==> flow/design.v <==
module delay_unit #(parameter DATA_WIDTH=32 )
(
input clk,
input reset,
input  [DATA_WIDTH-1:0] in_data,
output reg  [DATA_WIDTH-1:0] out_data
);
always @ (posedge clk, negedge reset )begin
  if(!reset) begin
    out_data<='b0;
  end
  else begin
    out_data<= in_data;
  end
end
endmodule
module Multiplier #(
    parameter DATA_WIDTH = 16
) (
    input wire signed [DATA_WIDTH-1:0] in1, in2,
    output wire signed [2*DATA_WIDTH-1:0] out
);
  assign out = in1*in2;
endmodule
module Complex_MUX2x1 #(
    parameter DATA_WIDTH = 18
) (
    input       wire                          sel,
    input       wire      [DATA_WIDTH-1:0]    in0_r, in0_i,
    input       wire      [DATA_WIDTH-1:0]    in1_r, in1_i,
    output      wire      [DATA_WIDTH-1:0]    out_r, out_i
);
assign out_r = sel?in1_r:in0_r;
assign out_i = sel?in1_i:in0_i;
endmodule
module Butterfly #(
    parameter   DATA_WIDTH = 18
) (
    input   wire                                          en,  
    input   wire    signed        [DATA_WIDTH-1:0]        in1_r, in1_i,
    input   wire    signed        [DATA_WIDTH-1:0]        in2_r, in2_i,
    output  wire    signed        [DATA_WIDTH-1:0]        sum_out_r, sum_out_i,
    output  wire    signed        [DATA_WIDTH-1:0]        diff_out_r, diff_out_i
);
    assign sum_out_r = en? in1_r + in2_r:'b0;
    assign sum_out_i = en? in1_i + in2_i:'b0;
    assign diff_out_r = en? in1_r - in2_r:'b0;
    assign diff_out_i = en? in1_i - in2_i:'b0;
endmodule
module Memory_Shifter 
#(parameter MEMORY_DEPTH=8 ,DATA_WIDTH=16)
 (input    [DATA_WIDTH-1:0]    data_in_r, data_in_i,
 input      clk,
 input      rst,
 output   [DATA_WIDTH-1:0] data_out_r, data_out_i
);
    genvar i ;
wire [DATA_WIDTH-1:0] out_data_r [0:MEMORY_DEPTH-1];
wire [DATA_WIDTH-1:0] out_data_i [0:MEMORY_DEPTH-1];
    generate 
        for(i=0;i<(MEMORY_DEPTH);i=i+1)begin :for_loop
            if(i==0) begin
               delay_unit #(.DATA_WIDTH(DATA_WIDTH)) u0_r   (.clk(clk),.reset(rst), .in_data(data_in_r), .out_data(out_data_r[i]) );
               delay_unit #(.DATA_WIDTH(DATA_WIDTH)) u0_i   (.clk(clk),.reset(rst), .in_data(data_in_i), .out_data(out_data_i[i]) );
            end
            else  begin
                delay_unit #(.DATA_WIDTH(DATA_WIDTH)) u1_r  (.clk(clk),.reset(rst), .in_data(out_data_r[i-1]), .out_data(out_data_r[i]) );
                delay_unit #(.DATA_WIDTH(DATA_WIDTH)) u1_i  (.clk(clk),.reset(rst), .in_data(out_data_i[i-1]), .out_data(out_data_i[i]) );
            end
        end
    endgenerate
    assign data_out_r = out_data_r[MEMORY_DEPTH-1];
    assign data_out_i = out_data_i[MEMORY_DEPTH-1];
endmodule
module MUX1_Control_unit #(parameter   NFFT = 64, STAGE_NO = 1 )
 (
    input   wire    clk, rst,
    input   wire    start_conv,
    output  reg     sel1   
);                
localparam  IDLE    = 0,
            INACTIVE = 1,
            ACTIVE = 2;
reg [$clog2(NFFT)-STAGE_NO:0] counter, counter_seq;      
reg [STAGE_NO:0]  end_control_counter;                   
reg [STAGE_NO:0]  end_control_counter_seq; 
reg end_control;                                         
reg [1:0] current_state, next_state;                    
always@(posedge clk or negedge rst) begin
    if(!rst) begin
        current_state <= 'b0;
        counter_seq <= 'b0;
        end_control_counter_seq <='b0;
    end
    else begin
        current_state <= next_state;
        counter_seq <= counter;
        end_control_counter_seq <= end_control_counter;
    end
end
always @(*) begin
    sel1         = 1'b0;
    end_control = 1'b1;
    counter     = 'b0;
    end_control_counter = 'b0;
    next_state  = IDLE;
    case (current_state)
        IDLE: begin
            sel1         = 1'b0;
            end_control = 1'b1;
            counter     = 'b0;
            end_control_counter = 'b0;
            if(start_conv) begin
                next_state = INACTIVE;
                end_control_counter = end_control_counter_seq + 1'b1;
                counter     = 'b0;
            end
            else begin
                next_state = IDLE;
                end_control_counter = end_control_counter_seq;
            end
        end
        INACTIVE: begin
            sel1         = 1'b0;
            end_control = 1'b0;
            if(counter_seq == 2**($clog2(NFFT)-STAGE_NO)-1) begin
                if(end_control_counter_seq == 2**(STAGE_NO-1)+1) begin
                    next_state = IDLE;
                    counter = 'b0;
                    end_control_counter = 'b0;
                end
                else begin
                    next_state  = ACTIVE;
                    sel1         = 1'b1;
                    counter = 'b0;
                    end_control_counter = end_control_counter_seq;
                end
            end
            else begin
                counter     = counter_seq + 1'b1;
                next_state  = INACTIVE;
                end_control_counter = end_control_counter_seq;
            end
        end
        ACTIVE: begin
            sel1         = 1'b1;
            end_control = 1'b0;
            if(counter_seq == 2**($clog2(NFFT)-STAGE_NO)-1) begin
                counter = 'b0;
                next_state = INACTIVE;
                sel1         = 1'b0;
                end_control_counter = end_control_counter_seq + 1'b1;
            end
            else begin
                counter     = counter_seq + 1'b1;
                next_state = ACTIVE;
                end_control_counter = end_control_counter_seq;
            end
        end
        default: begin
            sel1         = 1'b0;
            end_control = 1'b1;
            counter     = 'b0;
            end_control_counter = 'b0;
            next_state  = IDLE;
        end
    endcase
end
endmodule
module Address_gen_1st_fft #( parameter   STAGE_NO = 1,NFFT = 64 )
(
    input       wire                        clk, rst,
    input       wire                        Twiddle_active,
    output      reg [5:0]      Twiddle_address  
);
localparam  IDLE = 0,
            ADDRESS_GEN = 1;
reg [5:0] counter, counter_seq;
reg                  current_state, next_state;
always @(posedge clk or negedge rst) begin
    if(!rst) begin
        counter_seq <= 'b0;
        current_state <= IDLE;
    end
    else begin
        counter_seq <= counter;
        current_state <= next_state;
    end
end
always @(*) begin
       next_state = IDLE;
       Twiddle_address = 'b0;
       counter = 'b0;
       case (current_state)
           IDLE:begin
                Twiddle_address = 'b0;
                counter = 'b0;
                    if(Twiddle_active == 1'b1) begin
                        next_state = ADDRESS_GEN;
                    end
                    else begin
                        next_state = IDLE;
                    end
                end
           ADDRESS_GEN:begin
                    counter = counter_seq + 1'b1;
		            Twiddle_address=counter_seq[4]*counter_seq[5];  
                    if(counter_seq == NFFT-1)begin  
                    next_state = IDLE;
                    end
                    else begin
                    next_state = ADDRESS_GEN;
                    end
                        end
        endcase
end
endmodule
module Address_gen_2nd_fft #( parameter   STAGE_NO = 2,NFFT = 64 )
(
    input       wire                        clk, rst,
    input       wire                        Twiddle_active,
    output      reg  [5:0]     Twiddle_address  
);
localparam  IDLE = 0,
            ADDRESS_GEN = 1;
reg [5:0] counter, counter_seq     ;
reg                  current_state, next_state;
always @(posedge clk or negedge rst) begin
    if(!rst) begin
        counter_seq <= 'b0;
        current_state <= IDLE;
    end
    else begin
        counter_seq <= counter;
        current_state <= next_state;
    end
end
always @(*) begin
       next_state = IDLE;
       Twiddle_address = 'b0;
       counter = 'b0;
       case (current_state)
          IDLE:begin
                   Twiddle_address = 'b0;
                    counter = 'b0;
                    if(Twiddle_active == 1'b1) begin
                        next_state = ADDRESS_GEN;
                    end
                    else begin
                        next_state = IDLE;
                    end
                end
            ADDRESS_GEN:begin
                counter = counter_seq + 1'b1;
        		       Twiddle_address=counter_seq[3]*{counter_seq[4],counter_seq[5]};  
                        if(counter_seq == NFFT-1)begin  
                            next_state = IDLE;
                            end
                        else begin
                            next_state = ADDRESS_GEN;
                            end
                        end
        endcase
end
endmodule
module Address_gen_3rd_fft #( parameter  STAGE_NO = 3, NFFT = 64 )
(
    input       wire                        clk, rst,
    input       wire                        Twiddle_active,
    output      reg  [5:0]     Twiddle_address  
);
localparam  IDLE = 0,
            ADDRESS_GEN = 1;
reg [5:0] counter, counter_seq     ;
reg                    current_state, next_state;
always @(posedge clk or negedge rst) begin
    if(!rst) begin
        counter_seq <= 'b0;
        current_state <= IDLE;
    end
    else begin
        counter_seq <= counter;
        current_state <= next_state;
    end
end
always @(*) begin
    next_state = IDLE;
    Twiddle_address = 'b0;
    counter = 'b0;
    case (current_state)
        IDLE:begin
            Twiddle_address = 'b0;
            counter = 'b0;
            if(Twiddle_active == 1'b1) begin
                next_state = ADDRESS_GEN;
            end
            else begin
                next_state = IDLE;
            end
        end
        ADDRESS_GEN: begin
            counter = counter_seq + 1'b1;
            Twiddle_address = counter_seq;
            if(counter_seq == NFFT-1)begin  
                next_state = IDLE;
                end
            else begin
                next_state = ADDRESS_GEN;
                end
            end
    endcase
end
endmodule
module Address_gen_4th_fft #(parameter   STAGE_NO = 4, NFFT = 64 )
(
    input       wire                        clk, rst,
    input       wire                        Twiddle_active,
    output      reg  [5:0]     Twiddle_address   
);
localparam  IDLE = 0,
            ADDRESS_GEN = 1;
reg [5:0] counter, counter_seq     ;
reg                    current_state, next_state;
always @(posedge clk or negedge rst) begin
    if(!rst) begin
        counter_seq <= 'b0;
        current_state <= IDLE;
    end
    else begin
        counter_seq <= counter;
        current_state <= next_state;
    end
end
always @(*) begin
       next_state = IDLE;
       Twiddle_address = 'b0;
       counter = 'b0;
       case (current_state)
         IDLE:begin
            Twiddle_address = 'b0;
            counter = 'b0;
            if(Twiddle_active == 1'b1) begin
                next_state = ADDRESS_GEN;
            end
            else begin
                next_state = IDLE;
            end
        end
         ADDRESS_GEN:begin
                counter = counter_seq + 1'b1;
                Twiddle_address=counter_seq[1]*counter_seq[2];  
                if(counter_seq == NFFT-1)begin  
                    next_state = IDLE;
                    end
                else  begin
                      next_state = ADDRESS_GEN;
                      end
                    end
       endcase
end
endmodule
module Address_gen_5th_fft #(parameter   STAGE_NO = 5, NFFT = 64 )
(
    input       wire                        clk, rst,
    input       wire                        Twiddle_active,
    output      reg  [5:0]                  Twiddle_address
);
localparam  IDLE = 0,
            ADDRESS_GEN = 1;
reg [5:0] counter, counter_seq     ;
reg                    current_state, next_state;
always @(posedge clk or negedge rst) begin
    if(!rst) begin
        counter_seq <= 'b0;
        current_state <= IDLE;
    end
    else begin
        counter_seq <= counter;
        current_state <= next_state;
    end
end
always @(*) begin
       next_state = IDLE;
       Twiddle_address = 'b0;
       counter = 'b0;
       case (current_state)
            IDLE:begin
                Twiddle_address = 'b0;
                counter = 'b0;
                if(Twiddle_active == 1'b1) begin
                    next_state = ADDRESS_GEN;
                end
                else begin
                    next_state = IDLE;
                     end
                end
            ADDRESS_GEN: begin
                counter = counter_seq + 1'b1;
                Twiddle_address=counter_seq[0]*{counter_seq[1],counter_seq[2]};  
                if(counter_seq == NFFT-1)  
                    next_state = IDLE;
                else
                    next_state = ADDRESS_GEN;
            end
    endcase
end
endmodule
module Trivial_multiplier_fft #(
    parameter INTEGER_SIZE = 6,
              FRACT_SIZE = 12
) (
    input   wire            [5:0]                            address,
    input   wire                                             clk, rst,
    input   wire    signed  [INTEGER_SIZE+FRACT_SIZE-1:0]    in1_r,in1_i,
    output  wire    signed  [INTEGER_SIZE+FRACT_SIZE-1:0]    out_r,out_i
);
localparam DATA_WIDTH = INTEGER_SIZE+FRACT_SIZE ;
wire signed [DATA_WIDTH-1:0] res_r, res_i;
assign res_r = (address[0]) ?  in1_i : in1_r;
assign res_i = (address[0]) ? -in1_r : in1_i;
delay_unit #(.DATA_WIDTH(DATA_WIDTH)) D_r (.clk(clk), .reset(rst), .in_data(res_r), .out_data(out_r));
delay_unit #(.DATA_WIDTH(DATA_WIDTH)) D_i (.clk(clk), .reset(rst), .in_data(res_i), .out_data(out_i));
endmodule
module Constant_Multiplier_fft #(
    parameter INTEGER_SIZE = 6,
                FRACT_SIZE = 12,
                NFFT=64
) (
    input   wire            [5:0]               address,
    input   wire                                             clk, rst,
    input   wire    signed  [INTEGER_SIZE+FRACT_SIZE-1:0]    in1_r,in1_i,
    output  wire    signed  [INTEGER_SIZE+FRACT_SIZE-1:0]    out_r,out_i
);
localparam DATA_WIDTH = INTEGER_SIZE+FRACT_SIZE ;
reg signed  [INTEGER_SIZE+FRACT_SIZE-1:0]    in2_r,in2_i;
wire signed [2*DATA_WIDTH-1:0]               prod1, prod2, prod3, prod4;
wire signed [2*DATA_WIDTH-1:0]               prod1_seq, prod2_seq, prod3_seq, prod4_seq;
always @(*) begin
	case (address) 
	'd0 : begin
	in2_r= 'b000010000000000000; 
	in2_i= 'b000000000000000000;
	end
	'd1 : begin
	in2_r= 'b000001011010100000;
	in2_i= 'b111110100101100000;
	end
	'd2 : begin
	in2_r= 'b000000000000000000;
	in2_i= 'b111110000000000000;
	end
	'd3 : begin
	in2_r= 'b111110100101100000;
	in2_i= 'b111110100101100000;
	end
	default:begin
	in2_r='b0;
	in2_i='b0;
	end
	endcase
end
wire signed [DATA_WIDTH-1:0]   temp1, temp2,temp3,temp4;
assign temp1=prod1_seq>>FRACT_SIZE;
assign temp2=prod2_seq>>FRACT_SIZE;
assign temp3=prod3_seq>>FRACT_SIZE;
assign temp4=prod4_seq>>FRACT_SIZE;
assign out_r = (temp1 - temp2);
assign out_i = (temp3 + temp4);
Multiplier #(.DATA_WIDTH(DATA_WIDTH)) M0 (.in1(in1_r), .in2(in2_r), .out(prod1));
Multiplier #(.DATA_WIDTH(DATA_WIDTH)) M1 (.in1(in1_i), .in2(in2_i), .out(prod2));
Multiplier #(.DATA_WIDTH(DATA_WIDTH)) M2 (.in1(in1_r), .in2(in2_i), .out(prod3));
Multiplier #(.DATA_WIDTH(DATA_WIDTH)) M3 (.in1(in2_r), .in2(in1_i), .out(prod4));
delay_unit #(.DATA_WIDTH(2*DATA_WIDTH)) D1 (.clk(clk), .reset(rst), .in_data(prod1), .out_data(prod1_seq));
delay_unit #(.DATA_WIDTH(2*DATA_WIDTH)) D2 (.clk(clk), .reset(rst), .in_data(prod2), .out_data(prod2_seq));
delay_unit #(.DATA_WIDTH(2*DATA_WIDTH)) D3 (.clk(clk), .reset(rst), .in_data(prod3), .out_data(prod3_seq));
delay_unit #(.DATA_WIDTH(2*DATA_WIDTH)) D4 (.clk(clk), .reset(rst), .in_data(prod4), .out_data(prod4_seq));
endmodule
module Complex_Multiplier_fft #(
    parameter INTEGER_SIZE = 8,
                FRACT_SIZE = 8
) (
    input   wire                                             clk, rst,
    input   wire    signed  [INTEGER_SIZE+FRACT_SIZE-1:0]    in1_r,in1_i,
    input   wire    signed  [INTEGER_SIZE+FRACT_SIZE-1:0]    in2_r,in2_i,
    output  wire    signed  [INTEGER_SIZE+FRACT_SIZE-1:0]    out_r,out_i
);
localparam DATA_WIDTH = INTEGER_SIZE+FRACT_SIZE ;
wire signed [2*DATA_WIDTH-1:0] prod1, prod2, prod3, prod4;
wire signed [2*DATA_WIDTH-1:0] prod1_seq, prod2_seq, prod3_seq, prod4_seq;
wire signed [DATA_WIDTH-1:0]   temp1, temp2,temp3,temp4;
assign temp1=prod1_seq>>FRACT_SIZE;
assign temp2=prod2_seq>>FRACT_SIZE;
assign temp3=prod3_seq>>FRACT_SIZE;
assign temp4=prod4_seq>>FRACT_SIZE;
assign out_r = (temp1 - temp2);
assign out_i = (temp3 + temp4);
Multiplier #(.DATA_WIDTH(DATA_WIDTH)) M0 (.in1(in1_r), .in2(in2_r), .out(prod1));
Multiplier #(.DATA_WIDTH(DATA_WIDTH)) M1 (.in1(in1_i), .in2(in2_i), .out(prod2));
Multiplier #(.DATA_WIDTH(DATA_WIDTH)) M2 (.in1(in1_r), .in2(in2_i), .out(prod3));
Multiplier #(.DATA_WIDTH(DATA_WIDTH)) M3 (.in1(in2_r), .in2(in1_i), .out(prod4));
delay_unit #(.DATA_WIDTH(2*DATA_WIDTH)) D1 (.clk(clk), .reset(rst), .in_data(prod1), .out_data(prod1_seq));
delay_unit #(.DATA_WIDTH(2*DATA_WIDTH)) D2 (.clk(clk), .reset(rst), .in_data(prod2), .out_data(prod2_seq));
delay_unit #(.DATA_WIDTH(2*DATA_WIDTH)) D3 (.clk(clk), .reset(rst), .in_data(prod3), .out_data(prod3_seq));
delay_unit #(.DATA_WIDTH(2*DATA_WIDTH)) D4 (.clk(clk), .reset(rst), .in_data(prod4), .out_data(prod4_seq));
endmodule
module Twiddle_Factor_fft_3rd_stage #(
    parameter NFFT = 64,
              DATA_WIDTH = 18
) (
    input   wire            [5:0]               address,
    output  reg     signed  [DATA_WIDTH-1:0]    data_real, data_imag
);
always @(*) begin
    case (address)
    6'd0: begin data_real = 18'sd8192; data_imag = 18'sd0; end  
    6'd1: begin data_real = 18'sd8192; data_imag = 18'sd0; end  
    6'd2: begin data_real = 18'sd8192; data_imag = 18'sd0; end  
    6'd3: begin data_real = 18'sd8192; data_imag = 18'sd0; end  
    6'd4: begin data_real = 18'sd8192; data_imag = 18'sd0; end  
    6'd5: begin data_real = 18'sd8192; data_imag = 18'sd0; end  
    6'd6: begin data_real = 18'sd8192; data_imag = 18'sd0; end  
    6'd7: begin data_real = 18'sd8192; data_imag = 18'sd0; end  
    6'd8: begin data_real = 18'sd8192; data_imag = 18'sd0; end  
    6'd9: begin data_real = 18'sd7568; data_imag = -18'sd3135; end  
    6'd10: begin data_real = 18'sd5793; data_imag = -18'sd5793; end  
    6'd11: begin data_real = 18'sd3135; data_imag = -18'sd7568; end  
    6'd12: begin data_real = 18'sd0; data_imag = -18'sd8192; end  
    6'd13: begin data_real = -18'sd3135; data_imag = -18'sd7568; end  
    6'd14: begin data_real = -18'sd5793; data_imag = -18'sd5793; end  
    6'd15: begin data_real = -18'sd7568; data_imag = -18'sd3135; end  
    6'd16: begin data_real = 18'sd8192; data_imag = 18'sd0; end  
    6'd17: begin data_real = 18'sd8035; data_imag = -18'sd1598; end  
    6'd18: begin data_real = 18'sd7568; data_imag = -18'sd3135; end  
    6'd19: begin data_real = 18'sd6811; data_imag = -18'sd4551; end  
    6'd20: begin data_real = 18'sd5793; data_imag = -18'sd5793; end  
    6'd21: begin data_real = 18'sd4551; data_imag = -18'sd6811; end  
    6'd22: begin data_real = 18'sd3135; data_imag = -18'sd7568; end  
    6'd23: begin data_real = 18'sd1598; data_imag = -18'sd8035; end  
    6'd24: begin data_real = 18'sd8192; data_imag = 18'sd0; end  
    6'd25: begin data_real = 18'sd6811; data_imag = -18'sd4551; end  
    6'd26: begin data_real = 18'sd3135; data_imag = -18'sd7568; end  
    6'd27: begin data_real = -18'sd1598; data_imag = -18'sd8035; end  
    6'd28: begin data_real = -18'sd5793; data_imag = -18'sd5793; end  
    6'd29: begin data_real = -18'sd8035; data_imag = -18'sd1598; end  
    6'd30: begin data_real = -18'sd7568; data_imag = 18'sd3135; end  
    6'd31: begin data_real = -18'sd4551; data_imag = 18'sd6811; end  
    6'd32: begin data_real = 18'sd8192; data_imag = 18'sd0; end  
    6'd33: begin data_real = 18'sd8153; data_imag = -18'sd803; end  
    6'd34: begin data_real = 18'sd8035; data_imag = -18'sd1598; end  
    6'd35: begin data_real = 18'sd7839; data_imag = -18'sd2378; end  
    6'd36: begin data_real = 18'sd7568; data_imag = -18'sd3135; end  
    6'd37: begin data_real = 18'sd7225; data_imag = -18'sd3862; end  
    6'd38: begin data_real = 18'sd6811; data_imag = -18'sd4551; end  
    6'd39: begin data_real = 18'sd6333; data_imag = -18'sd5197; end  
    6'd40: begin data_real = 18'sd8192; data_imag = 18'sd0; end  
    6'd41: begin data_real = 18'sd7225; data_imag = -18'sd3862; end  
    6'd42: begin data_real = 18'sd4551; data_imag = -18'sd6811; end  
    6'd43: begin data_real = 18'sd803; data_imag = -18'sd8153; end  
    6'd44: begin data_real = -18'sd3135; data_imag = -18'sd7568; end  
    6'd45: begin data_real = -18'sd6333; data_imag = -18'sd5197; end  
    6'd46: begin data_real = -18'sd8035; data_imag = -18'sd1598; end  
    6'd47: begin data_real = -18'sd7839; data_imag = 18'sd2378; end  
    6'd48: begin data_real = 18'sd8192; data_imag = 18'sd0; end  
    6'd49: begin data_real = 18'sd7839; data_imag = -18'sd2378; end  
    6'd50: begin data_real = 18'sd6811; data_imag = -18'sd4551; end  
    6'd51: begin data_real = 18'sd5197; data_imag = -18'sd6333; end  
    6'd52: begin data_real = 18'sd3135; data_imag = -18'sd7568; end  
    6'd53: begin data_real = 18'sd803; data_imag = -18'sd8153; end  
    6'd54: begin data_real = -18'sd1598; data_imag = -18'sd8035; end  
    6'd55: begin data_real = -18'sd3862; data_imag = -18'sd7225; end  
    6'd56: begin data_real = 18'sd8192; data_imag = 18'sd0; end  
    6'd57: begin data_real = 18'sd6333; data_imag = -18'sd5197; end  
    6'd58: begin data_real = 18'sd1598; data_imag = -18'sd8035; end  
    6'd59: begin data_real = -18'sd3862; data_imag = -18'sd7225; end  
    6'd60: begin data_real = -18'sd7568; data_imag = -18'sd3135; end  
    6'd61: begin data_real = -18'sd7839; data_imag = 18'sd2378; end  
    6'd62: begin data_real = -18'sd4551; data_imag = 18'sd6811; end  
    6'd63: begin data_real = 18'sd803; data_imag = 18'sd8153; end  
    default: begin data_real = 'b0; data_imag = 'b0; end
    endcase
end
endmodule
module FFT_1st_stage #(
    parameter   INTEGER_SIZE = 6,
                FRACT_SIZE = 12,
                STAGE_NO = 1,
                NFFT = 64
) (
    input       wire                                             clk, rst,
    input       wire                                             start_conv,
    input       wire    signed  [INTEGER_SIZE+FRACT_SIZE-1:0]    serial_in_r, serial_in_i,
    output      wire    signed  [INTEGER_SIZE+FRACT_SIZE-1:0]    serial_out_r, serial_out_i
);
localparam DATA_WIDTH = INTEGER_SIZE+FRACT_SIZE ;
wire signed [DATA_WIDTH-1:0]        BUF_in_r, BUF_in_i;      
wire signed [DATA_WIDTH-1:0]        BUF_out_r, BUF_out_i;    
wire signed [DATA_WIDTH-1:0]        BFLY_out1_r, BFLY_out1_i;    
wire signed [DATA_WIDTH-1:0]        BFLY_out2_r, BFLY_out2_i;    
wire signed [DATA_WIDTH-1:0]        MUL_r_buf_in, MUL_r_buf_out;
wire signed [DATA_WIDTH-1:0]        MUL_i_buf_in, MUL_i_buf_out;
wire signed [DATA_WIDTH-1:0]        TF_r_buf_out, TF_i_buf_out;
wire signed [DATA_WIDTH-1:0]        MUX2_in0_r, MUX2_in0_i;
wire signed [DATA_WIDTH-1:0]        MUX2_in1_r, MUX2_in1_i;
wire                                sel1, sel2                 ;
wire        [5:0]      Twiddle_address;
Complex_MUX2x1 #(.DATA_WIDTH(DATA_WIDTH)) MUX1 (
    .sel(sel1),
    .in0_r(serial_in_r), 
    .in0_i(serial_in_i),
    .in1_r(BFLY_out2_r),
    .in1_i(BFLY_out2_i),
    .out_r(BUF_in_r),
    .out_i(BUF_in_i)
    );
Memory_Shifter #(   .DATA_WIDTH(DATA_WIDTH), 
                    .MEMORY_DEPTH(2**($clog2(NFFT)-STAGE_NO))) MS1 (  
    .clk(clk),
    .rst(rst),
    .data_in_r(BUF_in_r),
    .data_in_i(BUF_in_i),
    .data_out_r(BUF_out_r),
    .data_out_i(BUF_out_i)
);
Butterfly #(.DATA_WIDTH(DATA_WIDTH)) BF1 (
    .en(sel1),
    .in1_r(BUF_out_r),
    .in1_i(BUF_out_i),
    .in2_r(serial_in_r),
    .in2_i(serial_in_i),
    .sum_out_r(BFLY_out1_r),
    .sum_out_i(BFLY_out1_i),
    .diff_out_r(BFLY_out2_r),
    .diff_out_i(BFLY_out2_i)
);
delay_unit #(.DATA_WIDTH(1)) DU_SEL1_MUX2 (
    .clk(clk),
    .reset(rst),
    .in_data(sel1),
    .out_data(sel2)
);
Complex_MUX2x1 #(.DATA_WIDTH(DATA_WIDTH)) MUX2 (
    .sel(sel2),
    .in0_r(MUX2_in0_r),
    .in0_i(MUX2_in0_i),
    .in1_r(MUX2_in1_r),
    .in1_i(MUX2_in1_i),
    .out_r(MUL_r_buf_in),
    .out_i(MUL_i_buf_in)
);
delay_unit #(.DATA_WIDTH(DATA_WIDTH)) DU_MUX2_MUL_r (
    .clk(clk),
    .reset(rst),
    .in_data(MUL_r_buf_in),
    .out_data(MUL_r_buf_out)
);
delay_unit #(.DATA_WIDTH(DATA_WIDTH)) DU_MUX2_MUL_i (
    .clk(clk),
    .reset(rst),
    .in_data(MUL_i_buf_in),
    .out_data(MUL_i_buf_out)
);
MUX1_Control_unit #(.NFFT(NFFT), .STAGE_NO(STAGE_NO)) CU1 (
    .clk(clk),
    .rst(rst),
    .start_conv(start_conv),
    .sel1(sel1)
);
Address_gen_1st_fft #(.STAGE_NO(STAGE_NO), .NFFT(NFFT)) CU4 (
    .clk(clk),
    .rst(rst),
    .Twiddle_active(sel2),
    .Twiddle_address(Twiddle_address)
);
Trivial_multiplier_fft #(.INTEGER_SIZE(INTEGER_SIZE), .FRACT_SIZE(FRACT_SIZE)) MUL1 (
    .clk(clk),
    .rst(rst),
    .address(Twiddle_address),
    .in1_r(MUL_r_buf_out),
    .in1_i(MUL_i_buf_out),
    .out_r(serial_out_r),
    .out_i(serial_out_i)
);
delay_unit #(.DATA_WIDTH(DATA_WIDTH)) DU1_MS_r (
    .clk(clk),
    .reset(rst),
    .in_data(BUF_out_r),
    .out_data(MUX2_in0_r)
);
delay_unit #(.DATA_WIDTH(DATA_WIDTH)) DU1_MS_i (
    .clk(clk),
    .reset(rst),
    .in_data(BUF_out_i),
    .out_data(MUX2_in0_i)
);
delay_unit #(.DATA_WIDTH(DATA_WIDTH)) DU1_BF_r (
    .clk(clk),
    .reset(rst),
    .in_data(BFLY_out1_r),
    .out_data(MUX2_in1_r)
);
delay_unit #(.DATA_WIDTH(DATA_WIDTH)) DU1_BF_i (
    .clk(clk),
    .reset(rst),
    .in_data(BFLY_out1_i),
    .out_data(MUX2_in1_i)
);
endmodule
module FFT_2nd_stage #(
    parameter   INTEGER_SIZE = 6,
                FRACT_SIZE = 12,
                STAGE_NO = 1,
                NFFT = 64
) (
    input       wire                                             clk, rst,
    input       wire                                             start_conv,
    input       wire    signed  [INTEGER_SIZE+FRACT_SIZE-1:0]    serial_in_r, serial_in_i,
    output      wire    signed  [INTEGER_SIZE+FRACT_SIZE-1:0]    serial_out_r, serial_out_i
);
localparam DATA_WIDTH = INTEGER_SIZE+FRACT_SIZE ;
wire signed [DATA_WIDTH-1:0]        BUF_in_r, BUF_in_i;      
wire signed [DATA_WIDTH-1:0]        BUF_out_r, BUF_out_i;    
wire signed [DATA_WIDTH-1:0]        BFLY_out1_r, BFLY_out1_i;    
wire signed [DATA_WIDTH-1:0]        BFLY_out2_r, BFLY_out2_i;    
wire signed [DATA_WIDTH-1:0]        MUL_r_buf_in, MUL_r_buf_out;
wire signed [DATA_WIDTH-1:0]        MUL_i_buf_in, MUL_i_buf_out;
wire signed [DATA_WIDTH-1:0]        TF_r_buf_out, TF_i_buf_out;
wire signed [DATA_WIDTH-1:0]        MUX2_in0_r, MUX2_in0_i;
wire signed [DATA_WIDTH-1:0]        MUX2_in1_r, MUX2_in1_i;
wire                                sel1, sel2  ;
wire        [5:0]      Twiddle_address;
Complex_MUX2x1 #(.DATA_WIDTH(DATA_WIDTH)) MUX1 (
    .sel(sel1),
    .in0_r(serial_in_r), 
    .in0_i(serial_in_i),
    .in1_r(BFLY_out2_r),
    .in1_i(BFLY_out2_i),
    .out_r(BUF_in_r),
    .out_i(BUF_in_i)
    );
Memory_Shifter #(   .DATA_WIDTH(DATA_WIDTH), 
                    .MEMORY_DEPTH(2**($clog2(NFFT)-STAGE_NO))) MS1 (  
    .clk(clk),
    .rst(rst),
    .data_in_r(BUF_in_r),
    .data_in_i(BUF_in_i),
    .data_out_r(BUF_out_r),
    .data_out_i(BUF_out_i)
);
Butterfly #(.DATA_WIDTH(DATA_WIDTH)) BF1 (
    .en(sel1),
    .in1_r(BUF_out_r),
    .in1_i(BUF_out_i),
    .in2_r(serial_in_r),
    .in2_i(serial_in_i),
    .sum_out_r(BFLY_out1_r),
    .sum_out_i(BFLY_out1_i),
    .diff_out_r(BFLY_out2_r),
    .diff_out_i(BFLY_out2_i)
);
delay_unit #(.DATA_WIDTH(1)) DU_SEL1_MUX2 (
    .clk(clk),
    .reset(rst),
    .in_data(sel1),
    .out_data(sel2)
);
Complex_MUX2x1 #(.DATA_WIDTH(DATA_WIDTH)) MUX2 (
    .sel(sel2),
    .in0_r(MUX2_in0_r),
    .in0_i(MUX2_in0_i),
    .in1_r(MUX2_in1_r),
    .in1_i(MUX2_in1_i),
    .out_r(MUL_r_buf_in),
    .out_i(MUL_i_buf_in)
);
delay_unit #(.DATA_WIDTH(DATA_WIDTH)) DU_MUX2_MUL_r (
    .clk(clk),
    .reset(rst),
    .in_data(MUL_r_buf_in),
    .out_data(MUL_r_buf_out)
);
delay_unit #(.DATA_WIDTH(DATA_WIDTH)) DU_MUX2_MUL_i (
    .clk(clk),
    .reset(rst),
    .in_data(MUL_i_buf_in),
    .out_data(MUL_i_buf_out)
);
MUX1_Control_unit #(.NFFT(NFFT), .STAGE_NO(STAGE_NO)) CU1 (
    .clk(clk),
    .rst(rst),
    .start_conv(start_conv),
    .sel1(sel1)
);
Address_gen_2nd_fft #(.STAGE_NO(STAGE_NO), .NFFT(NFFT)) CU4 (
    .clk(clk),
    .rst(rst),
    .Twiddle_active(sel2),
    .Twiddle_address(Twiddle_address)
);
Constant_Multiplier_fft #(.INTEGER_SIZE(INTEGER_SIZE), .FRACT_SIZE(FRACT_SIZE)) MUL1 (
    .clk(clk),
    .rst(rst),
    .address(Twiddle_address),
    .in1_r(MUL_r_buf_out),
    .in1_i(MUL_i_buf_out),
    .out_r(serial_out_r),
    .out_i(serial_out_i)
);
delay_unit #(.DATA_WIDTH(DATA_WIDTH)) DU1_MS_r (
    .clk(clk),
    .reset(rst),
    .in_data(BUF_out_r),
    .out_data(MUX2_in0_r)
);
delay_unit #(.DATA_WIDTH(DATA_WIDTH)) DU1_MS_i (
    .clk(clk),
    .reset(rst),
    .in_data(BUF_out_i),
    .out_data(MUX2_in0_i)
);
delay_unit #(.DATA_WIDTH(DATA_WIDTH)) DU1_BF_r (
    .clk(clk),
    .reset(rst),
    .in_data(BFLY_out1_r),
    .out_data(MUX2_in1_r)
);
delay_unit #(.DATA_WIDTH(DATA_WIDTH)) DU1_BF_i (
    .clk(clk),
    .reset(rst),
    .in_data(BFLY_out1_i),
    .out_data(MUX2_in1_i)
);
endmodule
module FFT_3rd_stage #(
    parameter   INTEGER_SIZE = 6,
                FRACT_SIZE = 12,
                STAGE_NO = 1,
                NFFT = 64
) (
    input       wire                                             clk, rst,
    input       wire                                             start_conv,
    input       wire    signed  [INTEGER_SIZE+FRACT_SIZE-1:0]    serial_in_r, serial_in_i,
    output      wire    signed  [INTEGER_SIZE+FRACT_SIZE-1:0]    serial_out_r, serial_out_i
);
localparam DATA_WIDTH = INTEGER_SIZE+FRACT_SIZE ;
wire signed [DATA_WIDTH-1:0]        BUF_in_r, BUF_in_i;      
wire signed [DATA_WIDTH-1:0]        BUF_out_r, BUF_out_i;    
wire signed [DATA_WIDTH-1:0]        BFLY_out1_r, BFLY_out1_i;    
wire signed [DATA_WIDTH-1:0]        BFLY_out2_r, BFLY_out2_i;    
wire signed [DATA_WIDTH-1:0]        MUL_r_buf_in, MUL_r_buf_out;
wire signed [DATA_WIDTH-1:0]        MUL_i_buf_in, MUL_i_buf_out;
wire signed [DATA_WIDTH-1:0]        TF_r_buf_out, TF_i_buf_out;
wire signed [DATA_WIDTH-1:0]        MUX2_in0_r, MUX2_in0_i;
wire signed [DATA_WIDTH-1:0]        MUX2_in1_r, MUX2_in1_i;
wire                                sel1, sel2                  ;
wire        [5:0]      Twiddle_address;
Complex_MUX2x1 #(.DATA_WIDTH(DATA_WIDTH)) MUX1 (
    .sel(sel1),
    .in0_r(serial_in_r), 
    .in0_i(serial_in_i),
    .in1_r(BFLY_out2_r),
    .in1_i(BFLY_out2_i),
    .out_r(BUF_in_r),
    .out_i(BUF_in_i)
    );
Memory_Shifter #(   .DATA_WIDTH(DATA_WIDTH), 
                    .MEMORY_DEPTH(2**($clog2(NFFT)-STAGE_NO))) MS1 (  
    .clk(clk),
    .rst(rst),
    .data_in_r(BUF_in_r),
    .data_in_i(BUF_in_i),
    .data_out_r(BUF_out_r),
    .data_out_i(BUF_out_i)
);
Butterfly #(.DATA_WIDTH(DATA_WIDTH)) BF1 (
    .en(sel1),
    .in1_r(BUF_out_r),
    .in1_i(BUF_out_i),
    .in2_r(serial_in_r),
    .in2_i(serial_in_i),
    .sum_out_r(BFLY_out1_r),
    .sum_out_i(BFLY_out1_i),
    .diff_out_r(BFLY_out2_r),
    .diff_out_i(BFLY_out2_i)
);
delay_unit #(.DATA_WIDTH(1)) DU_SEL1_MUX2 (
    .clk(clk),
    .reset(rst),
    .in_data(sel1),
    .out_data(sel2)
);
Complex_MUX2x1 #(.DATA_WIDTH(DATA_WIDTH)) MUX2 (
    .sel(sel2),
    .in0_r(MUX2_in0_r),
    .in0_i(MUX2_in0_i),
    .in1_r(MUX2_in1_r),
    .in1_i(MUX2_in1_i),
    .out_r(MUL_r_buf_in),
    .out_i(MUL_i_buf_in)
);
delay_unit #(.DATA_WIDTH(DATA_WIDTH)) DU_MUX2_MUL_r (
    .clk(clk),
    .reset(rst),
    .in_data(MUL_r_buf_in),
    .out_data(MUL_r_buf_out)
);
delay_unit #(.DATA_WIDTH(DATA_WIDTH)) DU_MUX2_MUL_i (
    .clk(clk),
    .reset(rst),
    .in_data(MUL_i_buf_in),
    .out_data(MUL_i_buf_out)
);
MUX1_Control_unit #(.NFFT(NFFT), .STAGE_NO(STAGE_NO)) CU1 (
    .clk(clk),
    .rst(rst),
    .start_conv(start_conv),
    .sel1(sel1)
);
Address_gen_3rd_fft #(.STAGE_NO(STAGE_NO), .NFFT(NFFT)) CU4 (
    .clk(clk),
    .rst(rst),
    .Twiddle_active(sel2),
    .Twiddle_address(Twiddle_address)
);
Twiddle_Factor_fft_3rd_stage #(.NFFT(NFFT), .DATA_WIDTH(DATA_WIDTH)) TF1 (
    .address(Twiddle_address),
    .data_real(TF_r_buf_out),
    .data_imag(TF_i_buf_out)
);
Complex_Multiplier_fft #(.INTEGER_SIZE(INTEGER_SIZE), .FRACT_SIZE(FRACT_SIZE)) MUL1 (
    .clk(clk),
    .rst(rst),
    .in1_r(MUL_r_buf_out),
    .in1_i(MUL_i_buf_out),
    .in2_r(TF_r_buf_out),
    .in2_i(TF_i_buf_out),
    .out_r(serial_out_r),
    .out_i(serial_out_i)
);
delay_unit #(.DATA_WIDTH(DATA_WIDTH)) DU1_MS_r (
    .clk(clk),
    .reset(rst),
    .in_data(BUF_out_r),
    .out_data(MUX2_in0_r)
);
delay_unit #(.DATA_WIDTH(DATA_WIDTH)) DU1_MS_i (
    .clk(clk),
    .reset(rst),
    .in_data(BUF_out_i),
    .out_data(MUX2_in0_i)
);
delay_unit #(.DATA_WIDTH(DATA_WIDTH)) DU1_BF_r (
    .clk(clk),
    .reset(rst),
    .in_data(BFLY_out1_r),
    .out_data(MUX2_in1_r)
);
delay_unit #(.DATA_WIDTH(DATA_WIDTH)) DU1_BF_i (
    .clk(clk),
    .reset(rst),
    .in_data(BFLY_out1_i),
    .out_data(MUX2_in1_i)
);
endmodule
module FFT_4th_stage #(
    parameter   INTEGER_SIZE = 6,
                FRACT_SIZE = 12,
                STAGE_NO = 1,
                NFFT = 64
) (
    input       wire                                             clk, rst,
    input       wire                                             start_conv,
    input       wire    signed  [INTEGER_SIZE+FRACT_SIZE-1:0]    serial_in_r, serial_in_i,
    output      wire    signed  [INTEGER_SIZE+FRACT_SIZE-1:0]    serial_out_r, serial_out_i
);
localparam DATA_WIDTH = INTEGER_SIZE+FRACT_SIZE ;
wire signed [DATA_WIDTH-1:0]        BUF_in_r, BUF_in_i;      
wire signed [DATA_WIDTH-1:0]        BUF_out_r, BUF_out_i;    
wire signed [DATA_WIDTH-1:0]        BFLY_out1_r, BFLY_out1_i;    
wire signed [DATA_WIDTH-1:0]        BFLY_out2_r, BFLY_out2_i;    
wire signed [DATA_WIDTH-1:0]        MUL_r_buf_in, MUL_r_buf_out;
wire signed [DATA_WIDTH-1:0]        MUL_i_buf_in, MUL_i_buf_out;
wire signed [DATA_WIDTH-1:0]        TF_r_buf_out, TF_i_buf_out;
wire signed [DATA_WIDTH-1:0]        MUX2_in0_r, MUX2_in0_i;
wire signed [DATA_WIDTH-1:0]        MUX2_in1_r, MUX2_in1_i;
wire                                sel1, sel2  ;
wire        [5:0]      Twiddle_address;
Complex_MUX2x1 #(.DATA_WIDTH(DATA_WIDTH)) MUX1 (
    .sel(sel1),
    .in0_r(serial_in_r), 
    .in0_i(serial_in_i),
    .in1_r(BFLY_out2_r),
    .in1_i(BFLY_out2_i),
    .out_r(BUF_in_r),
    .out_i(BUF_in_i)
    );
Memory_Shifter #(   .DATA_WIDTH(DATA_WIDTH), 
                    .MEMORY_DEPTH(2**($clog2(NFFT)-STAGE_NO))) MS1 (  
    .clk(clk),
    .rst(rst),
    .data_in_r(BUF_in_r),
    .data_in_i(BUF_in_i),
    .data_out_r(BUF_out_r),
    .data_out_i(BUF_out_i)
);
Butterfly #(.DATA_WIDTH(DATA_WIDTH)) BF1 (
    .en(sel1),
    .in1_r(BUF_out_r),
    .in1_i(BUF_out_i),
    .in2_r(serial_in_r),
    .in2_i(serial_in_i),
    .sum_out_r(BFLY_out1_r),
    .sum_out_i(BFLY_out1_i),
    .diff_out_r(BFLY_out2_r),
    .diff_out_i(BFLY_out2_i)
);
delay_unit #(.DATA_WIDTH(1)) DU_SEL1_MUX2 (
    .clk(clk),
    .reset(rst),
    .in_data(sel1),
    .out_data(sel2)
);
Complex_MUX2x1 #(.DATA_WIDTH(DATA_WIDTH)) MUX2 (
    .sel(sel2),
    .in0_r(MUX2_in0_r),
    .in0_i(MUX2_in0_i),
    .in1_r(MUX2_in1_r),
    .in1_i(MUX2_in1_i),
    .out_r(MUL_r_buf_in),
    .out_i(MUL_i_buf_in)
);
delay_unit #(.DATA_WIDTH(DATA_WIDTH)) DU_MUX2_MUL_r (
    .clk(clk),
    .reset(rst),
    .in_data(MUL_r_buf_in),
    .out_data(MUL_r_buf_out)
);
delay_unit #(.DATA_WIDTH(DATA_WIDTH)) DU_MUX2_MUL_i (
    .clk(clk),
    .reset(rst),
    .in_data(MUL_i_buf_in),
    .out_data(MUL_i_buf_out)
);
MUX1_Control_unit #(.NFFT(NFFT), .STAGE_NO(STAGE_NO)) CU1 (
    .clk(clk),
    .rst(rst),
    .start_conv(start_conv),
    .sel1(sel1)
);
Address_gen_4th_fft #(.STAGE_NO(STAGE_NO), .NFFT(NFFT)) CU4 (
    .clk(clk),
    .rst(rst),
    .Twiddle_active(sel2),
    .Twiddle_address(Twiddle_address)
);
Trivial_multiplier_fft #(.INTEGER_SIZE(INTEGER_SIZE), .FRACT_SIZE(FRACT_SIZE)) MUL1 (
    .clk(clk),
    .rst(rst),
    .address(Twiddle_address),
    .in1_r(MUL_r_buf_out),
    .in1_i(MUL_i_buf_out),
    .out_r(serial_out_r),
    .out_i(serial_out_i)
);
delay_unit #(.DATA_WIDTH(DATA_WIDTH)) DU1_MS_r (
    .clk(clk),
    .reset(rst),
    .in_data(BUF_out_r),
    .out_data(MUX2_in0_r)
);
delay_unit #(.DATA_WIDTH(DATA_WIDTH)) DU1_MS_i (
    .clk(clk),
    .reset(rst),
    .in_data(BUF_out_i),
    .out_data(MUX2_in0_i)
);
delay_unit #(.DATA_WIDTH(DATA_WIDTH)) DU1_BF_r (
    .clk(clk),
    .reset(rst),
    .in_data(BFLY_out1_r),
    .out_data(MUX2_in1_r)
);
delay_unit #(.DATA_WIDTH(DATA_WIDTH)) DU1_BF_i (
    .clk(clk),
    .reset(rst),
    .in_data(BFLY_out1_i),
    .out_data(MUX2_in1_i)
);
endmodule
module FFT_5th_stage #(
    parameter   INTEGER_SIZE = 6,
                FRACT_SIZE = 12,
                STAGE_NO = 1,
                NFFT = 64
) (
    input       wire                                             clk, rst,
    input       wire                                             start_conv,
    input       wire    signed  [INTEGER_SIZE+FRACT_SIZE-1:0]    serial_in_r, serial_in_i,
    output      wire    signed  [INTEGER_SIZE+FRACT_SIZE-1:0]    serial_out_r, serial_out_i
);
localparam DATA_WIDTH = INTEGER_SIZE+FRACT_SIZE ;
wire signed [DATA_WIDTH-1:0]        BUF_in_r, BUF_in_i;      
wire signed [DATA_WIDTH-1:0]        BUF_out_r, BUF_out_i;    
wire signed [DATA_WIDTH-1:0]        BFLY_out1_r, BFLY_out1_i;    
wire signed [DATA_WIDTH-1:0]        BFLY_out2_r, BFLY_out2_i;    
wire signed [DATA_WIDTH-1:0]        MUL_r_buf_in, MUL_r_buf_out;
wire signed [DATA_WIDTH-1:0]        MUL_i_buf_in, MUL_i_buf_out;
wire signed [DATA_WIDTH-1:0]        TF_r_buf_out, TF_i_buf_out;
wire signed [DATA_WIDTH-1:0]        MUX2_in0_r, MUX2_in0_i;
wire signed [DATA_WIDTH-1:0]        MUX2_in1_r, MUX2_in1_i;
wire                                sel1, sel2  ;
wire        [5:0]      Twiddle_address;
Complex_MUX2x1 #(.DATA_WIDTH(DATA_WIDTH)) MUX1 (
    .sel(sel1),
    .in0_r(serial_in_r), 
    .in0_i(serial_in_i),
    .in1_r(BFLY_out2_r),
    .in1_i(BFLY_out2_i),
    .out_r(BUF_in_r),
    .out_i(BUF_in_i)
    );
Memory_Shifter #(   .DATA_WIDTH(DATA_WIDTH), 
                    .MEMORY_DEPTH(2**($clog2(NFFT)-STAGE_NO))) MS1 (  
    .clk(clk),
    .rst(rst),
    .data_in_r(BUF_in_r),
    .data_in_i(BUF_in_i),
    .data_out_r(BUF_out_r),
    .data_out_i(BUF_out_i)
);
Butterfly #(.DATA_WIDTH(DATA_WIDTH)) BF1 (
    .en(sel1),
    .in1_r(BUF_out_r),
    .in1_i(BUF_out_i),
    .in2_r(serial_in_r),
    .in2_i(serial_in_i),
    .sum_out_r(BFLY_out1_r),
    .sum_out_i(BFLY_out1_i),
    .diff_out_r(BFLY_out2_r),
    .diff_out_i(BFLY_out2_i)
);
delay_unit #(.DATA_WIDTH(1)) DU_SEL1_MUX2 (
    .clk(clk),
    .reset(rst),
    .in_data(sel1),
    .out_data(sel2)
);
Complex_MUX2x1 #(.DATA_WIDTH(DATA_WIDTH)) MUX2 (
    .sel(sel2),
    .in0_r(MUX2_in0_r),
    .in0_i(MUX2_in0_i),
    .in1_r(MUX2_in1_r),
    .in1_i(MUX2_in1_i),
    .out_r(MUL_r_buf_in),
    .out_i(MUL_i_buf_in)
);
delay_unit #(.DATA_WIDTH(DATA_WIDTH)) DU_MUX2_MUL_r (
    .clk(clk),
    .reset(rst),
    .in_data(MUL_r_buf_in),
    .out_data(MUL_r_buf_out)
);
delay_unit #(.DATA_WIDTH(DATA_WIDTH)) DU_MUX2_MUL_i (
    .clk(clk),
    .reset(rst),
    .in_data(MUL_i_buf_in),
    .out_data(MUL_i_buf_out)
);
MUX1_Control_unit #(.NFFT(NFFT), .STAGE_NO(STAGE_NO)) CU1 (
    .clk(clk),
    .rst(rst),
    .start_conv(start_conv),
    .sel1(sel1)
);
Address_gen_5th_fft #(.STAGE_NO(STAGE_NO), .NFFT(NFFT)) CU4 (
    .clk(clk),
    .rst(rst),
    .Twiddle_active(sel2),
    .Twiddle_address(Twiddle_address)
);
Constant_Multiplier_fft #(.INTEGER_SIZE(INTEGER_SIZE), .FRACT_SIZE(FRACT_SIZE)) MUL1 (
    .clk(clk),
    .rst(rst),
    .address(Twiddle_address),
    .in1_r(MUL_r_buf_out),
    .in1_i(MUL_i_buf_out),
    .out_r(serial_out_r),
    .out_i(serial_out_i)
);
delay_unit #(.DATA_WIDTH(DATA_WIDTH)) DU1_MS_r (
    .clk(clk),
    .reset(rst),
    .in_data(BUF_out_r),
    .out_data(MUX2_in0_r)
);
delay_unit #(.DATA_WIDTH(DATA_WIDTH)) DU1_MS_i (
    .clk(clk),
    .reset(rst),
    .in_data(BUF_out_i),
    .out_data(MUX2_in0_i)
);
delay_unit #(.DATA_WIDTH(DATA_WIDTH)) DU1_BF_r (
    .clk(clk),
    .reset(rst),
    .in_data(BFLY_out1_r),
    .out_data(MUX2_in1_r)
);
delay_unit #(.DATA_WIDTH(DATA_WIDTH)) DU1_BF_i (
    .clk(clk),
    .reset(rst),
    .in_data(BFLY_out1_i),
    .out_data(MUX2_in1_i)
);
endmodule
module FFT_6th_stage #(
    parameter   INTEGER_SIZE = 6,
                FRACT_SIZE = 12,
                STAGE_NO = 1,
                NFFT = 64
) (
    input       wire                                             clk, rst,
    input       wire                                             start_conv,
    input       wire    signed  [INTEGER_SIZE+FRACT_SIZE-1:0]    serial_in_r, serial_in_i,
    output      wire    signed  [INTEGER_SIZE+FRACT_SIZE-1:0]    serial_out_r, serial_out_i
);
localparam DATA_WIDTH = INTEGER_SIZE+FRACT_SIZE ;
wire signed [DATA_WIDTH-1:0]        BUF_in_r, BUF_in_i;      
wire signed [DATA_WIDTH-1:0]        BUF_out_r, BUF_out_i;    
wire signed [DATA_WIDTH-1:0]        BFLY_out1_r, BFLY_out1_i;    
wire signed [DATA_WIDTH-1:0]        BFLY_out2_r, BFLY_out2_i;    
wire signed [DATA_WIDTH-1:0]        MUL_r_buf_in, MUL_r_buf_out;
wire signed [DATA_WIDTH-1:0]        MUL_i_buf_in, MUL_i_buf_out;
wire signed [DATA_WIDTH-1:0]        TF_r_buf_out, TF_i_buf_out;
wire signed [DATA_WIDTH-1:0]        MUX2_in0_r, MUX2_in0_i;
wire signed [DATA_WIDTH-1:0]        MUX2_in1_r, MUX2_in1_i;
wire                                sel1, sel2               ;
Complex_MUX2x1 #(.DATA_WIDTH(DATA_WIDTH)) MUX1 (
    .sel(sel1),
    .in0_r(serial_in_r), 
    .in0_i(serial_in_i),
    .in1_r(BFLY_out2_r),
    .in1_i(BFLY_out2_i),
    .out_r(BUF_in_r),
    .out_i(BUF_in_i)
    );
Memory_Shifter #(   .DATA_WIDTH(DATA_WIDTH), 
                    .MEMORY_DEPTH(2**($clog2(NFFT)-STAGE_NO))) MS1 ( 
    .clk(clk),
    .rst(rst),
    .data_in_r(BUF_in_r),
    .data_in_i(BUF_in_i),
    .data_out_r(BUF_out_r),
    .data_out_i(BUF_out_i)
);
Butterfly #(.DATA_WIDTH(DATA_WIDTH)) BF1 (
    .en(sel1),
    .in1_r(BUF_out_r),
    .in1_i(BUF_out_i),
    .in2_r(serial_in_r), 
    .in2_i(serial_in_i), 
    .sum_out_r(BFLY_out1_r),
    .sum_out_i(BFLY_out1_i),
    .diff_out_r(BFLY_out2_r),
    .diff_out_i(BFLY_out2_i)
);
delay_unit #(.DATA_WIDTH(1)) DU_SEL1_MUX2 (
    .clk(clk),
    .reset(rst),
    .in_data(sel1),
    .out_data(sel2)
);
Complex_MUX2x1 #(.DATA_WIDTH(DATA_WIDTH)) MUX2 (
    .sel(sel2),
    .in0_r(MUX2_in0_r),
    .in0_i(MUX2_in0_i),
    .in1_r(MUX2_in1_r),
    .in1_i(MUX2_in1_i),
    .out_r(MUL_r_buf_in),
    .out_i(MUL_i_buf_in)
);
delay_unit #(.DATA_WIDTH(DATA_WIDTH)) DU_MUX2_MUL_r (
    .clk(clk),
    .reset(rst),
    .in_data(MUL_r_buf_in),
    .out_data(MUL_r_buf_out)  
);
delay_unit #(.DATA_WIDTH(DATA_WIDTH)) DU_MUX2_MUL_i (
    .clk(clk),
    .reset(rst),
    .in_data(MUL_i_buf_in),
    .out_data(MUL_i_buf_out)  
);
delay_unit #(.DATA_WIDTH(DATA_WIDTH)) last_delay_r (
    .clk(clk),
    .reset(rst),
    .in_data(MUL_r_buf_out),
    .out_data(serial_out_r)  
);
delay_unit #(.DATA_WIDTH(DATA_WIDTH)) last_delay_i (
    .clk(clk),
    .reset(rst),
    .in_data(MUL_i_buf_out),
    .out_data(serial_out_i)  
);
MUX1_Control_unit #(.NFFT(NFFT), .STAGE_NO(STAGE_NO)) CU1 (
    .clk(clk),
    .rst(rst),
    .start_conv(start_conv),
    .sel1(sel1)
);
delay_unit #(.DATA_WIDTH(DATA_WIDTH)) DU1_MS_r (
    .clk(clk),
    .reset(rst),
    .in_data(BUF_out_r),
    .out_data(MUX2_in0_r)
);
delay_unit #(.DATA_WIDTH(DATA_WIDTH)) DU1_MS_i (
    .clk(clk),
    .reset(rst),
    .in_data(BUF_out_i),
    .out_data(MUX2_in0_i)
);
delay_unit #(.DATA_WIDTH(DATA_WIDTH)) DU1_BF_r (
    .clk(clk),
    .reset(rst),
    .in_data(BFLY_out1_r),
    .out_data(MUX2_in1_r)
);
delay_unit #(.DATA_WIDTH(DATA_WIDTH)) DU1_BF_i (
    .clk(clk),
    .reset(rst),
    .in_data(BFLY_out1_i),
    .out_data(MUX2_in1_i)
);
endmodule
module Top_controller_fft #( parameter   NFFT = 64 )
(
    input   wire                    clk, rst,
    input   wire                    start_FFT,
    output  reg  [$clog2(NFFT)-1:0] start_stage,
    output  reg                     end_FFT, data_valid
);
    localparam  IDLE = 0,
                STAGE_OPERATION = 1,
                DATA_VALID = 3;
reg [$clog2(NFFT)-1:0] counter1, counter1_seq;   
reg [$clog2(NFFT)-1:0] counter_limit, counter_limit_seq;  
reg [$clog2(NFFT)-1:0] start_stage_seq;
reg [1:0]              current_state, next_state;
always @(posedge clk or negedge rst) begin
    if(!rst) begin
        counter1_seq <= 'b0;
        counter_limit_seq <= 'b0;
        current_state <= 2'b0;
        start_stage_seq <= 'b0;
    end
    else begin
        counter1_seq <= counter1;
        counter_limit_seq <= counter_limit;
        current_state <= next_state;
        start_stage_seq <= start_stage;
    end
end
always @(*) begin
    counter1 = 'b0;
    counter_limit = 'b0;
    next_state = IDLE;
    start_stage = 'b0;
    end_FFT = 1'b0;
    data_valid = 1'b0;
    case (current_state)
        IDLE: begin
            if(start_FFT) begin
                next_state = STAGE_OPERATION;
                start_stage = 'b1;
                counter1 = 'b0;
                counter_limit = NFFT>>1;
            end
            else begin
                next_state = IDLE;
                start_stage = 'b0;
                counter1 = 'b0;
                counter_limit = 'b0;
            end
        end 
        STAGE_OPERATION: begin
            counter_limit = counter_limit_seq;
            start_stage = start_stage_seq;
            if(counter1_seq == counter_limit_seq+2) begin
                if(start_stage[$clog2(NFFT)-1] == 1) begin  
                    next_state = DATA_VALID;
                    start_stage = 'b0;
                    counter1 = 'b0;
                    counter_limit = NFFT-1;
                    end_FFT = 1'b1;
                    data_valid = 1'b1;
                end
                else begin  
                    next_state = STAGE_OPERATION;
                    start_stage = start_stage_seq<<1;
                    counter1 = 'b0;
                    counter_limit = counter_limit_seq>>1;
                    end_FFT = 1'b0;
                end
            end
            else begin
                next_state = STAGE_OPERATION;
                counter1 = counter1_seq + 1'b1;
            end
        end
        DATA_VALID: begin
            counter_limit = counter_limit_seq;
            data_valid = 1'b1;
            if(counter1_seq == counter_limit_seq) begin  
                next_state = IDLE;
                counter1 = 'b0;
                data_valid = 1'b0;
            end
            else begin  
                next_state = DATA_VALID;
                counter1 = counter1_seq +1'b1;
            end
        end
    endcase
end
endmodule
module Top_FFT #(
    parameter   INTEGER_SIZE = 4,
                FRACT_SIZE = 14,
                NFFT = 64
) (
    input       wire                                             clk, rst,
    input       wire                                             start_FFT,
    input       wire    signed  [INTEGER_SIZE+FRACT_SIZE-1:0]    serial_in_r, serial_in_i,
    output      wire    signed  [INTEGER_SIZE+FRACT_SIZE-1:0]    serial_out_r, serial_out_i,
    output      wire                                             end_FFT, data_valid_FFT
);
localparam DATA_WIDTH = INTEGER_SIZE+FRACT_SIZE ;
wire    [$clog2(NFFT)-1:0]        start_stages;
wire    [DATA_WIDTH-1:0]        stage2_in_r, stage2_in_i;
wire    [DATA_WIDTH-1:0]        stage3_in_r, stage3_in_i;
wire    [DATA_WIDTH-1:0]        stage4_in_r, stage4_in_i;
wire    [DATA_WIDTH-1:0]        stage5_in_r, stage5_in_i;
wire    [DATA_WIDTH-1:0]        stage6_in_r, stage6_in_i;
wire    [DATA_WIDTH-1:0]        stage7_in_r, stage7_in_i;
FFT_1st_stage #(.INTEGER_SIZE(INTEGER_SIZE), .FRACT_SIZE(FRACT_SIZE), .STAGE_NO(1), .NFFT(NFFT)) ST1 (
    .clk(clk),
    .rst(rst),
    .start_conv(start_stages[0]),
    .serial_in_r(serial_in_r),
    .serial_in_i(serial_in_i),
    .serial_out_r(stage2_in_r),
    .serial_out_i(stage2_in_i)
);
FFT_2nd_stage #(.INTEGER_SIZE(INTEGER_SIZE), .FRACT_SIZE(FRACT_SIZE), .STAGE_NO(2), .NFFT(NFFT)) ST2 (
    .clk(clk),
    .rst(rst),
    .start_conv(start_stages[1]),
    .serial_in_r(stage2_in_r),
    .serial_in_i(stage2_in_i),
    .serial_out_r(stage3_in_r),
    .serial_out_i(stage3_in_i)
);
FFT_3rd_stage #(.INTEGER_SIZE(INTEGER_SIZE), .FRACT_SIZE(FRACT_SIZE), .STAGE_NO(3), .NFFT(NFFT)) ST3 (
    .clk(clk),
    .rst(rst),
    .start_conv(start_stages[2]),
    .serial_in_r(stage3_in_r),
    .serial_in_i(stage3_in_i),
    .serial_out_r(stage4_in_r),
    .serial_out_i(stage4_in_i)
);
FFT_4th_stage #(.INTEGER_SIZE(INTEGER_SIZE), .FRACT_SIZE(FRACT_SIZE), .STAGE_NO(4), .NFFT(NFFT)) ST4 (
    .clk(clk),
    .rst(rst),
    .start_conv(start_stages[3]),
    .serial_in_r(stage4_in_r),
    .serial_in_i(stage4_in_i),
    .serial_out_r(stage5_in_r),
    .serial_out_i(stage5_in_i)
);
FFT_5th_stage #(.INTEGER_SIZE(INTEGER_SIZE), .FRACT_SIZE(FRACT_SIZE), .STAGE_NO(5), .NFFT(NFFT)) ST5 (
    .clk(clk),
    .rst(rst),
    .start_conv(start_stages[4]),
    .serial_in_r(stage5_in_r),
    .serial_in_i(stage5_in_i),
    .serial_out_r(stage6_in_r),
    .serial_out_i(stage6_in_i)
);
FFT_6th_stage #(.INTEGER_SIZE(INTEGER_SIZE), .FRACT_SIZE(FRACT_SIZE), .STAGE_NO(6), .NFFT(NFFT)) ST6 (
    .clk(clk),
    .rst(rst),
    .start_conv(start_stages[5]),
    .serial_in_r(stage6_in_r),
    .serial_in_i(stage6_in_i),
    .serial_out_r(serial_out_r),
    .serial_out_i(serial_out_i)
);
Top_controller_fft #(.NFFT(NFFT)) TOP_CONT1 (
    .clk(clk),
    .rst(rst),
    .start_FFT(start_FFT),
    .start_stage(start_stages),
    .end_FFT(end_FFT),
    .data_valid(data_valid_FFT)
);
endmodule
## Reports on Top_FFT

The steps from the RTL of Top_FFT to its reports follow in flow order.
Lines are those of the file above, counted from 1.
Cell names lack the library's common part.
Not given: --

| inputs | value |
|---|---|
| top | Top_FFT |
| clock port | clk |
| standard-cell library | sky130hd |
| timing corner | tt_025C_1v80 |

## Elaborated design

Yosys after proc, flatten, opt, wreduce and memory -nomap, before mapping. Print and check cells are not counted.
Yosys's memory passes give these memory sizes; they may raise the number of words (mostly to a power of two), join words into wider ones and drop unused or constant bits.

| bit counts | value |
|---|---|
| bits of input ports | 39 |
| bits in read-only memories | 2304 |
| flip-flop bits (word level) | 3529 |
| memory cells | 1 |

Memory list:

| memory | words | width | read ports | write ports | RTL line | RTL |
|---|---|---|---|---|---|---|
| (name not given) | 64 | 36 | 1 | 0 | 514 | `case (address)` |

| operators by class | value |
|---|---|
| multipliers | 16 |
| equality and inequality tests | 63 |
| reductions and logical operators | 24 |
| bitwise gates (word level) | 6 |
| mux-type cells | 186 |
| $add $sub $neg | 51 |

## Longest topological paths

Longest topological path by Yosys (ltp), each cell counted once; first at word level (registers and memories cut), then after technology mapping (sequential cells cut; the memories' decode and read muxes count).

| depth | value |
|---|---|
| word-level depth | 6 |
| ABC_AREA | 0 |
| depth in mapped cells | 39 |
| gate-level depth less buffers | 35 |

## After synthesis

Yosys stat after the flow's synthesis: flattened, memories mapped to cells. It holds for the ABC_AREA given above (unset counts as 0); a run with the other value may have another netlist.
The area totals of this step are shown rounded.

| synthesis totals | value |
|---|---|
| buffers | 493 |
| mapped flip-flops | 3367 |
| cell count | 17814 |
| chip area (Yosys) | 0.206 mm^2 |

Cell types:

| type | count | area in all (um^2) |
|---|---|---|
| dfrtp_1 | 3360 | 8.41E+04 |
| fa_1 | 2350 | 4.7E+04 |
| ha_1 | 1643 | 2.06E+04 |
| inv_1 | 3554 | 1.33E+04 |
| xnor2_1 | 561 | 4.91E+03 |

Not listed: further types 85, cells in them 6346.
By module: a second synthesis without flattening, with its own total; a netlist apart from the flattened one above.

| second synthesis, totals | value |
|---|---|
| cells (unflattened synthesis) | 25498 |
| area total of the unflattened synthesis | 0.279 mm^2 |

Each row is one instance without its submodules.

Modules:

| module | sequential area (mm^2) | area (mm^2) | cells | times used |
|---|---|---|---|---|
| Multiplier (DATA_WIDTH=18) | 0 | 0.0121 | 1343 | 12 |
| delay_unit (DATA_WIDTH=18) | 0.00045 | 0.00045 | 18 | 168 |
| Butterfly (DATA_WIDTH=18) | 0 | 0.00399 | 588 | 6 |

Modules not listed: 32.

## Timing after synthesis

Path of least setup slack by OpenSTA after synthesis, without wires, with an ideal clock, recovery checks aside; 20% of the period is set as input and as output delay. Where synthesis merged equal registers, the netlist keeps one of their names.

| timing path post-synthesis | value |
|---|---|
| path type | register to register |
| from | reg ST3.CU4.current_state |
| to | reg ST3.MUL1.D2.out_data[29] |
| clock period | 12.0 ns |
| stages | 38 |
| path delay | 8.961 ns |
| arrival time | 8.881 ns |
| setup slack | 3.039 ns |
| synthesis period reached | 8.961 ns |

"path delay" is the arrival time less input delay plus setup time.
"stages" counts driving pins, that of a launching flip-flop among them; a cell with two outputs on the path counts twice.
"synthesis period reached" = period - worst setup slack (recovery checks aside). The figure is calculated, with input and output delays left at 20% of the set period.
The rows between start and end are the longest chain of elaborated cells between them; the timing report does not say that the signal goes this way. Where chains are equally long, one stands for them.
Each line given opens the expression or statement behind the cell; cells for indexed reads and writes are added by Yosys, which also makes memories of some case tables.
A memory read counts as a cell of the chain, while the word-level depth stops at memories.

| between the ends, post-synthesis | value |
|---|---|
| cells in the longest elaborated chain | 4 |

Ends and longest elaborated chain, post-synthesis:

| what | RTL line | RTL |
|---|---|---|
| start, declared | 275 | `reg                    current_state, next_state;` |
| start, assigned | 279 | `current_state <= IDLE;` |
| start, assigned | 283 | `current_state <= next_state;` |
| 1-bit NOT | 290 | `case (current_state)` |
| 6-bit case mux with 2-bit select | 290 |  |
| memory 64 x 36 bit | 514 | `case (address)` |
| 18-bit by 18-bit multiplier with 32-bit output | 23 | `assign out = in1*in2;` |
| end, assigned | 10 | `out_data<='b0;` |
| end, assigned | 13 | `out_data<= in_data;` |
| end, declared | 6 | `output reg  [DATA_WIDTH-1:0] out_data` |

## Timing after layout

Path of least setup slack in the final report of entry A (OpenROAD, finished layout, wires in). Where an end is a register, its clock arrival counts in the times.

| timing path post-layout | value |
|---|---|
| path type | register to register |
| from | reg ST3.CU4.current_state |
| to | reg ST3.MUL1.D4.out_data[31] |
| stages | 36 |
| arrival time | 11.42 ns |
| setup slack | 7.45 ns |
| clock period | 18.0 ns |

The rows between start and end are the longest chain of elaborated cells between them; the timing report does not say that the signal goes this way. Where chains are equally long, one stands for them.
A memory read counts as a cell of the chain, while the word-level depth stops at memories.

| between the ends, post-layout | value |
|---|---|
| cells in the longest elaborated chain | 4 |

Ends and longest elaborated chain, post-layout:

| what | RTL line | RTL |
|---|---|---|
| start, declared | 275 | `reg                    current_state, next_state;` |
| start, assigned | 279 | `current_state <= IDLE;` |
| start, assigned | 283 | `current_state <= next_state;` |
| 1-bit NOT | 290 | `case (current_state)` |
| 6-bit case mux with 2-bit select | 290 |  |
| memory 64 x 36 bit | 514 | `case (address)` |
| 18-bit by 18-bit multiplier with 32-bit output | 23 | `assign out = in1*in2;` |
| end, assigned | 10 | `out_data<='b0;` |
| end, assigned | 13 | `out_data<= in_data;` |
| end, declared | 6 | `output reg  [DATA_WIDTH-1:0] out_data` |

## Implementation results

Design Top_FFT on sky130hd. What follows are 4 stored runs of the flow, each under its own settings; their order means nothing. The constraints put input and output delay at 20% of the set period each and load the outputs with 0.01 pF.
"achieved clock period" = clock period - worst setup slack. The figure is calculated, with input and output delays left at 20% of the set period.
"time on the worst setup path" = time allowed to the worst setup path (clock period - input delay - output delay, where it has them) - its slack; a late launch clock adds to it, a late capture clock takes from it.
"total power of the final layout": no workload was simulated; the value follows from the tool's default switching activity.
The results are shown rounded.
Settings: . = not set for that run.
Among the results, . means that no value is shown for the run.

| run | CELL_PAD_IN_SITES_DETAIL_PLACEMENT | CELL_PAD_IN_SITES_GLOBAL_PLACEMENT | CORE_UTILIZATION | CTS_CLUSTER_SIZE | GPL_TIMING_DRIVEN | HOLD_SLACK_MARGIN | PLACE_DENSITY_LB_ADDON | SLEW_MARGIN | period_ns | CAP_MARGIN | CORE_MARGIN | ABC_AREA | CORE_ASPECT_RATIO | CTS_CLUSTER_DIAMETER | MIN_ROUTING_LAYER | PLACE_DENSITY | SETUP_SLACK_MARGIN | GPL_ROUTABILITY_DRIVEN | TNS_END_PERCENT | time on the worst setup path (ns) | type of the worst setup path | utilization in the final report | standard-cell area of the final layout (mm^2) | die size (mm^2) | worst slack on setup checks (ns) | netlist area reported by Yosys (mm^2) | achieved clock period (ns) | total power of the final layout (mW) |
|---|---|---|---|---|---|---|---|---|---|---|---|---|---|---|---|---|---|---|---|---|---|---|---|---|---|---|---|---|
| entry A | 1 | 1 | 44 | 96 | 1 | 0.22 | 0.17 | 40 | 18.0 | 20 | 2 | . | . | . | . | . | . | . | . | 10.55 | register to register | 0.486 | 0.226 | 0.473 | 7.45 | 0.206 | 10.547 | 15.8 |
| entry B | . | . | 65 | 11 | 0 | 0.02 | . | 20 | 12.0 | 20 | 2 | 1 | 1.46 | 165 | met2 | 0.6 | 1.15 | . | . | . | . | . | . | . | . | . | . | . |
| entry C | 2 | . | 36 | 93 | 1 | . | 0.08 | 15 | 8.4 | 15 | 4 | 0 | 0.98 | 288 | . | . | -0.31 | 0 | 70 | 8.45 | register to register | 0.389 | 0.221 | 0.583 | -0.054 | 0.206 | 8.454 | 23.2 |
| entry D | 2 | . | 36 | 93 | 1 | . | 0.08 | 15 | 8.4 | 15 | 4 | 1 | . | 220 | . | . | -0.31 | 0 | 70 | 8.20 | register to register | 0.385 | 0.227 | 0.606 | 0.202 | 0.214 | 8.198 | 25.1 |

Entry B: unfinished; error GRT-0116 in routing
